==> flow/design.v <==
module apb_fifo (
    input  wire                   clk,         
    input  wire                   rst,         
    input  wire                   psel,        
    input  wire [3:0]            paddr,       
    input  wire [31:0]            pwdata,      
    input  wire                   penable,     
    input  wire                   pwrite,      
    output reg  [31:0]            prdata,      
    output reg                    pready       
);
parameter DEPTH = 16;   
parameter idle = 0, check_op = 1, write_data = 2, read_data =3,send_ready = 4;
reg [2:0] state;
reg [3:0] addr ;
 reg [31:0] wdata,rdata;
  reg [31:0] mem [0:15];
reg [3:0] wr_ptr;    
reg [3:0] rd_ptr;    
reg [4:0] count;     
reg [1:0] cwait;
always @(posedge clk or negedge rst) begin
    if (rst == 0) begin
        for(int i = 0; i<16;i++)
        begin
        mem[i] <= 0;
        end
        wr_ptr <= 0;
        rd_ptr <= 0;
        count <= 0;
        pready <= 0;
        state   <= idle;
        pready <= 0;
        prdata <= 0;
        addr   <= 0;
        wdata  <= 0;
        rdata  <= 0;
        cwait  <= 0;
    end else begin
        case(state)
        idle:
        begin
            wr_ptr <= 0;
            rd_ptr <= 0;
            count <= 0;
            pready <= 0;
            prdata <= 0;
            addr   <= 0;
            wdata  <= 0;
            rdata  <= 0;
            cwait  <= 0;
            state <= check_op;
        end
        check_op:
        begin
         if (penable && psel && pwrite && count != 15)
         begin 
            state   <= write_data;
            addr    <= paddr;
            wdata   <= pwdata;
         end
         else if (penable && psel && !pwrite && count != 0)
         begin
            state  <= read_data;
            addr   <= paddr;
         end
         else 
            state  <= check_op;
        end
        write_data:
        begin
            mem[addr] <= wdata;
            if(cwait < 2)
            begin
              state <= write_data;
              cwait <= cwait + 1;
            end
            else
            begin
               cwait <= 0;
               pready <= 1'b1;
               state <= send_ready;
               wr_ptr <= wr_ptr + 1;
               count  <= count  + 1;
            end
        end
        read_data : begin
            rdata <= mem[addr];
            if(cwait < 2)
            begin
              state <= read_data;
              cwait <= cwait + 1;
            end
            else
            begin
               cwait <= 0;
               state <= send_ready;
               pready <= 1'b1;
               prdata <= rdata;
               rd_ptr <= rd_ptr + 1;
               count  <= count  - 1;
            end
        end
        send_ready: begin
           state  <= check_op;
           pready <= 1'b0;    
         end
     endcase
     end
   end  
endmodule
Step by step through the tools: apb_fifo
Tool output for the design above, in the order of the flow.
Lines are those of the file above, counted from 1.
Operators: Yosys type, input widths -> output width; for muxes data width and select width s.
Library cell names are shortened.
The mark -- stands for no value.

design
  top module = apb_fifo
  clock input = clk
  standard-cell library = sky130hd
  timing corner = tt_025C_1v80

Word-level counts
Counts by Yosys on the flattened word-level netlist (proc, flatten, opt, wreduce). Print and check cells are left out. Cells with the same type and inputs are merged into one.

word-level totals
  flip-flop bits (word level) = 623
  input port bits = 41

operators by class
  $add $sub $neg = 3
  magnitude comparators = 1
  equality and inequality tests = 25
  multiplexer cells = 21
  reductions and logical operators = 37

operators by type and width
  kind                 count
  $pmux 32 s16         1
  $pmux 32 s2          3
  $mux 32              2
  $reduce_and 2->1     20
  $eq 4x4->1 const B   8
  $eq 4x3->1 const B   4
  $pmux 5 s3           1
  $pmux 3 s4           1
  $mux 5               2
  $ne 2x2->1 const B   4
  $eq 4x2->1 const B   2
  $pmux 4 s2           1
  $mux 4               2
  $eq 3x2->1 const B   2
  $reduce_bool 3->1    2
  $mux 3               2
  $mux 2               3
  $logic_and 1x1->1    5
  $add 5x1->5 const B  1
  $sub 5x1->5 const B  1
  $ne 5x4->1 const B   1
  $reduce_bool 5->1    1
  $reduce_bool 2->1    2
  $reduce_or 2->1      2
  $eq 4x1->1 const B   1
  $logic_not 4->1      1
  $reduce_bool 4->1    1
  $pmux 2 s2           1

Other operator kinds: 10; their cells: 10.

Longest topological paths
Longest topological path by Yosys (ltp), each cell counted once; first at word level (registers and memories cut), then after technology mapping (sequential cells cut; the memories' decode and read muxes count).

logic depth
  depth in word-level cells = 6
  ABC_AREA = 1
  depth in mapped cells = 10
  gate-level depth less buffers = 9

Mapped cells and area
Source: synth_stat.txt of the flow (Yosys; design flattened, memories mapped). It holds for the ABC_AREA given above (unset counts as 0); a run with the other value may have another netlist.
The area totals of this step are shown rounded.

mapped netlist
  standard cells after synthesis = 3283
  synthesis area = 27000 sq um
  mapped flip-flops = 625
  buffer cells = 243

cells by type
  cell      count  total area (sq um)
  dfrtp_1   624    1.56E+04
  nand2_1   1128   4.23E+03
  o21ai_0   646    3.23E+03
  nand3_1   345    1.73E+03
  clkbuf_1  154    578.054
  nor2_1    141    529.258
  inv_1     109    409.142
  buf_2     71     355.341
  nand3_2   8      80.077
  o21bai_1  8      60.058
  buf_1     14     52.55
  nor2_2    8      50.048
  ha_1      3      37.536
  buf_4     4      30.029
  dfstp_2   1      26.275
  a21oi_1   4      20.019
  fa_1      1      20.019
  nand4_1   3      18.768

Other cell types: 7; their cells: 11.

Path before layout
Path of least setup slack by OpenSTA after synthesis, without wires, with an ideal clock, recovery checks aside; 20% of the period is set as input and as output delay. Where synthesis merged equal registers, the netlist keeps one of their names.

timing path after synthesis
  path type = input-to-reg
  from = input port pwrite
  to = register wdata[23]
  clock period = 5000 ps
  external input delay = 1000 ps
  library setup time = 83 ps
  launch time at the first pin = 1000 ps
  arrival = 1890 ps
  setup slack = 3028 ps
  path delay = 973 ps
  stages on the path = 7
  path buffers = 1
  synthesis period reached = 1972 ps

"path delay" = arrival - input delay + setup time.
"stages on the path" counts driving pins, that of a launching flip-flop among them; a cell with two outputs on the path counts twice.
"synthesis period reached" = period - worst setup slack (recovery checks aside). The figure is calculated, with input and output delays left at 20% of the set period.
The rows between start and end are the longest chain of elaborated cells between them; the timing report does not say that the signal goes this way. Where chains are equally long, one stands for them.
A line is the first line of the expression or statement that the cell stems from. Yosys adds cells for indexed reads and writes and turns some case tables into memories.
A register here has more assigning lines than the two given.

between the ends, after synthesis
  cells stage by stage = inv_1 > nor2_1 > nand3_1 > nand2_1 > clkbuf_1 > nand3_1 > o21ai_0
  length of the longest elaborated chain = 4
  elaborated cells on any way between the ends = 6

ends and longest elaborated chain, after synthesis
  item                  line  text
  from (decl)           8     input  wire                   pwrite,
  $logic_and 1x1->1 x2  56    if (penable && psel && pwrite && count != 15)
  $mux 32               56
  $pmux 32 s2           40    case(state)
  to (assign)           36    wdata  <= 0;
  to (assign)           60    wdata   <= pwdata;
  to (decl)             16    reg [31:0] wdata,rdata;

Timing after layout
Path of least setup slack in the final report of stored run 1 (OpenROAD, finished layout, wires in). Where an end is a register, its clock arrival counts in the times.
The path's times are printed in steps of 10 ps; the period is the one set.

timing path after layout
  path type = reg-to-reg
  from = register addr[3]
  to = register rdata[21]
  clock period = 2690 ps
  library setup time = 110 ps
  launch time at the first pin = 640 ps
  arrival = 2860 ps
  setup slack = 340 ps
  stages on the path = 12
  path buffers = 3

The rows between start and end are the longest chain of elaborated cells between them; the timing report does not say that the signal goes this way. Where chains are equally long, one stands for them.
A register here has more assigning lines than the two given.

between the ends, after layout
  cells stage by stage = dfrtp_1 > buf_4 > nand2_1 > nor2_4 > buf_4 > nand2_1 > nand2_1 > nor2_1 > nand2_1 > o21ai_0 > buf_4 > nand2_1
  length of the longest elaborated chain = 3
  elaborated cells on any way between the ends = 18

ends and longest elaborated chain, after layout
  item           line  text
  from (decl)    15    reg [3:0] addr ;
  from (assign)  59    addr    <= paddr;
  from (assign)  65    addr   <= paddr;
  $eq 4x4->1     88    rdata <= mem[addr];
  $pmux 32 s16   88
  $pmux 32 s2    40    case(state)
  to (assign)    37    rdata  <= 0;
  to (assign)    88
  to (decl)      16    reg [31:0] wdata,rdata;

Add stored flow runs of apb_fifo

Measured data: module apb_fifo, platform sky130hd, 3 stored runs of the flow under differing settings, order arbitrary. Input and output delays are each 20% of the period that was set; the output load is 0.01 pF.
"achieved clock period" = clock period - worst setup slack. The figure is calculated, with input and output delays left at 20% of the set period.
By "worst setup path time" is meant the share of the clock period that the worst setup path is allowed (20% is reserved at inputs, 20% at outputs), minus its slack. Clock arrival times at its registers enter into it.
"power": no workload was simulated; the value follows from the tool's default switching activity.
"worst setup path time" is given in steps of 10 ps.
The measured numbers are rounded.

Stored run 1
==> flow/run.sh <==
#!/bin/bash
# the make line also repeats the synthesis and layout settings of config.mk as NAME=value (left out here)
make -C /OpenROAD-flow-scripts/flow DESIGN_CONFIG=/design/flow/config.mk WORK_HOME=/design/flow/orfs CLKGATE_MAP_FILE= finish
==> flow/config.mk <==
export PLATFORM = sky130hd
export DESIGN_NAME = apb_fifo
export DESIGN_NICKNAME = apb_fifo
export VERILOG_FILES = /design/flow/design.v
export SDC_FILE = /design/flow/constraint.sdc
export NUM_CORES = 4
export LEC_CHECK = 0
export ABC_AREA = 1
export CAP_MARGIN = 20
export CELL_PAD_IN_SITES_DETAIL_PLACEMENT = 0
export CORE_ASPECT_RATIO = 0.69
export CORE_MARGIN = 2
export CORE_UTILIZATION = 23
export CTS_CLUSTER_DIAMETER = 360
export GPL_ROUTABILITY_DRIVEN = 1
export GPL_TIMING_DRIVEN = 1
export PLACE_DENSITY_LB_ADDON = 0.16
export SLEW_MARGIN = 20
==> flow/constraint.sdc <==
create_clock -name core_clock -period 2.69 [get_ports {clk}]
set_input_delay 0.5380 -clock core_clock [delete_from_list [all_inputs] [get_ports {clk}]]
set_output_delay 0.5380 -clock core_clock [all_outputs]
set_load 0.01 [all_outputs]

==> results of stored run 1 <==
chip area after synthesis (Yosys): 27000 sq um
die area: 120000 sq um
standard-cell area of the final layout: 33000 sq um
utilization: 28%
worst setup slack after layout: 340 ps
power: 36 mW
achieved clock period: 2346 ps
worst setup path time: 2350 ps
worst setup path kind: reg-to-reg

Stored run 2
==> flow/run.sh <==
#!/bin/bash
# the make line also repeats the synthesis and layout settings of config.mk as NAME=value (left out here)
make -C /OpenROAD-flow-scripts/flow DESIGN_CONFIG=/design/flow/config.mk WORK_HOME=/design/flow/orfs CLKGATE_MAP_FILE= finish
==> flow/config.mk <==
export PLATFORM = sky130hd
export DESIGN_NAME = apb_fifo
export DESIGN_NICKNAME = apb_fifo
export VERILOG_FILES = /design/flow/design.v
export SDC_FILE = /design/flow/constraint.sdc
export NUM_CORES = 4
export LEC_CHECK = 0
export ABC_AREA = 0
export CAP_MARGIN = 30
export CORE_ASPECT_RATIO = 1.0
export CORE_MARGIN = 2
export CORE_UTILIZATION = 15
export CTS_CLUSTER_SIZE = 98
export GPL_TIMING_DRIVEN = 0
export MAX_ROUTING_LAYER = met5
export MIN_ROUTING_LAYER = met2
export PLACE_DENSITY_LB_ADDON = 0.07
export SLEW_MARGIN = 10
export TNS_END_PERCENT = 15
==> flow/constraint.sdc <==
create_clock -name core_clock -period 2.45 [get_ports {clk}]
set_input_delay 0.4900 -clock core_clock [delete_from_list [all_inputs] [get_ports {clk}]]
set_output_delay 0.4900 -clock core_clock [all_outputs]
set_load 0.01 [all_outputs]

==> results of stored run 2 <==
chip area after synthesis (Yosys): 28000 sq um
die area: 190000 sq um
standard-cell area of the final layout: 36000 sq um
utilization: 19%
worst setup slack after layout: -99 ps
power: 47 mW
achieved clock period: 2549 ps
worst setup path time: 2550 ps
worst setup path kind: reg-to-reg

Stored run 3
==> flow/run.sh <==
#!/bin/bash
# the make line also repeats the synthesis and layout settings of config.mk as NAME=value (left out here)
make -C /OpenROAD-flow-scripts/flow DESIGN_CONFIG=/design/flow/config.mk WORK_HOME=/design/flow/orfs CLKGATE_MAP_FILE= finish
==> flow/config.mk <==
export PLATFORM = sky130hd
export DESIGN_NAME = apb_fifo
export DESIGN_NICKNAME = apb_fifo
export VERILOG_FILES = /design/flow/design.v
export SDC_FILE = /design/flow/constraint.sdc
export NUM_CORES = 4
export LEC_CHECK = 0
export ABC_AREA = 0
export CAP_MARGIN = 25
export CORE_ASPECT_RATIO = 1.11
export CORE_MARGIN = 2
export CORE_UTILIZATION = 15
export CTS_CLUSTER_SIZE = 98
export GPL_TIMING_DRIVEN = 0
export HOLD_SLACK_MARGIN = 0.15
export MAX_ROUTING_LAYER = met5
export MIN_ROUTING_LAYER = met2
export PLACE_DENSITY_LB_ADDON = 0.07
export SETUP_SLACK_MARGIN = 0.42
export SLEW_MARGIN = 30
export TNS_END_PERCENT = 15
==> flow/constraint.sdc <==
create_clock -name core_clock -period 2.45 [get_ports {clk}]
set_input_delay 0.4900 -clock core_clock [delete_from_list [all_inputs] [get_ports {clk}]]
set_output_delay 0.4900 -clock core_clock [all_outputs]
set_load 0.01 [all_outputs]

==> results of stored run 3 <==
chip area after synthesis (Yosys): 28000 sq um
die area: 190000 sq um
standard-cell area of the final layout: 38000 sq um
utilization: 21%
worst setup slack after layout: 310 ps
power: 50 mW
achieved clock period: 2143 ps
worst setup path time: 1650 ps
worst setup path kind: reg-to-output
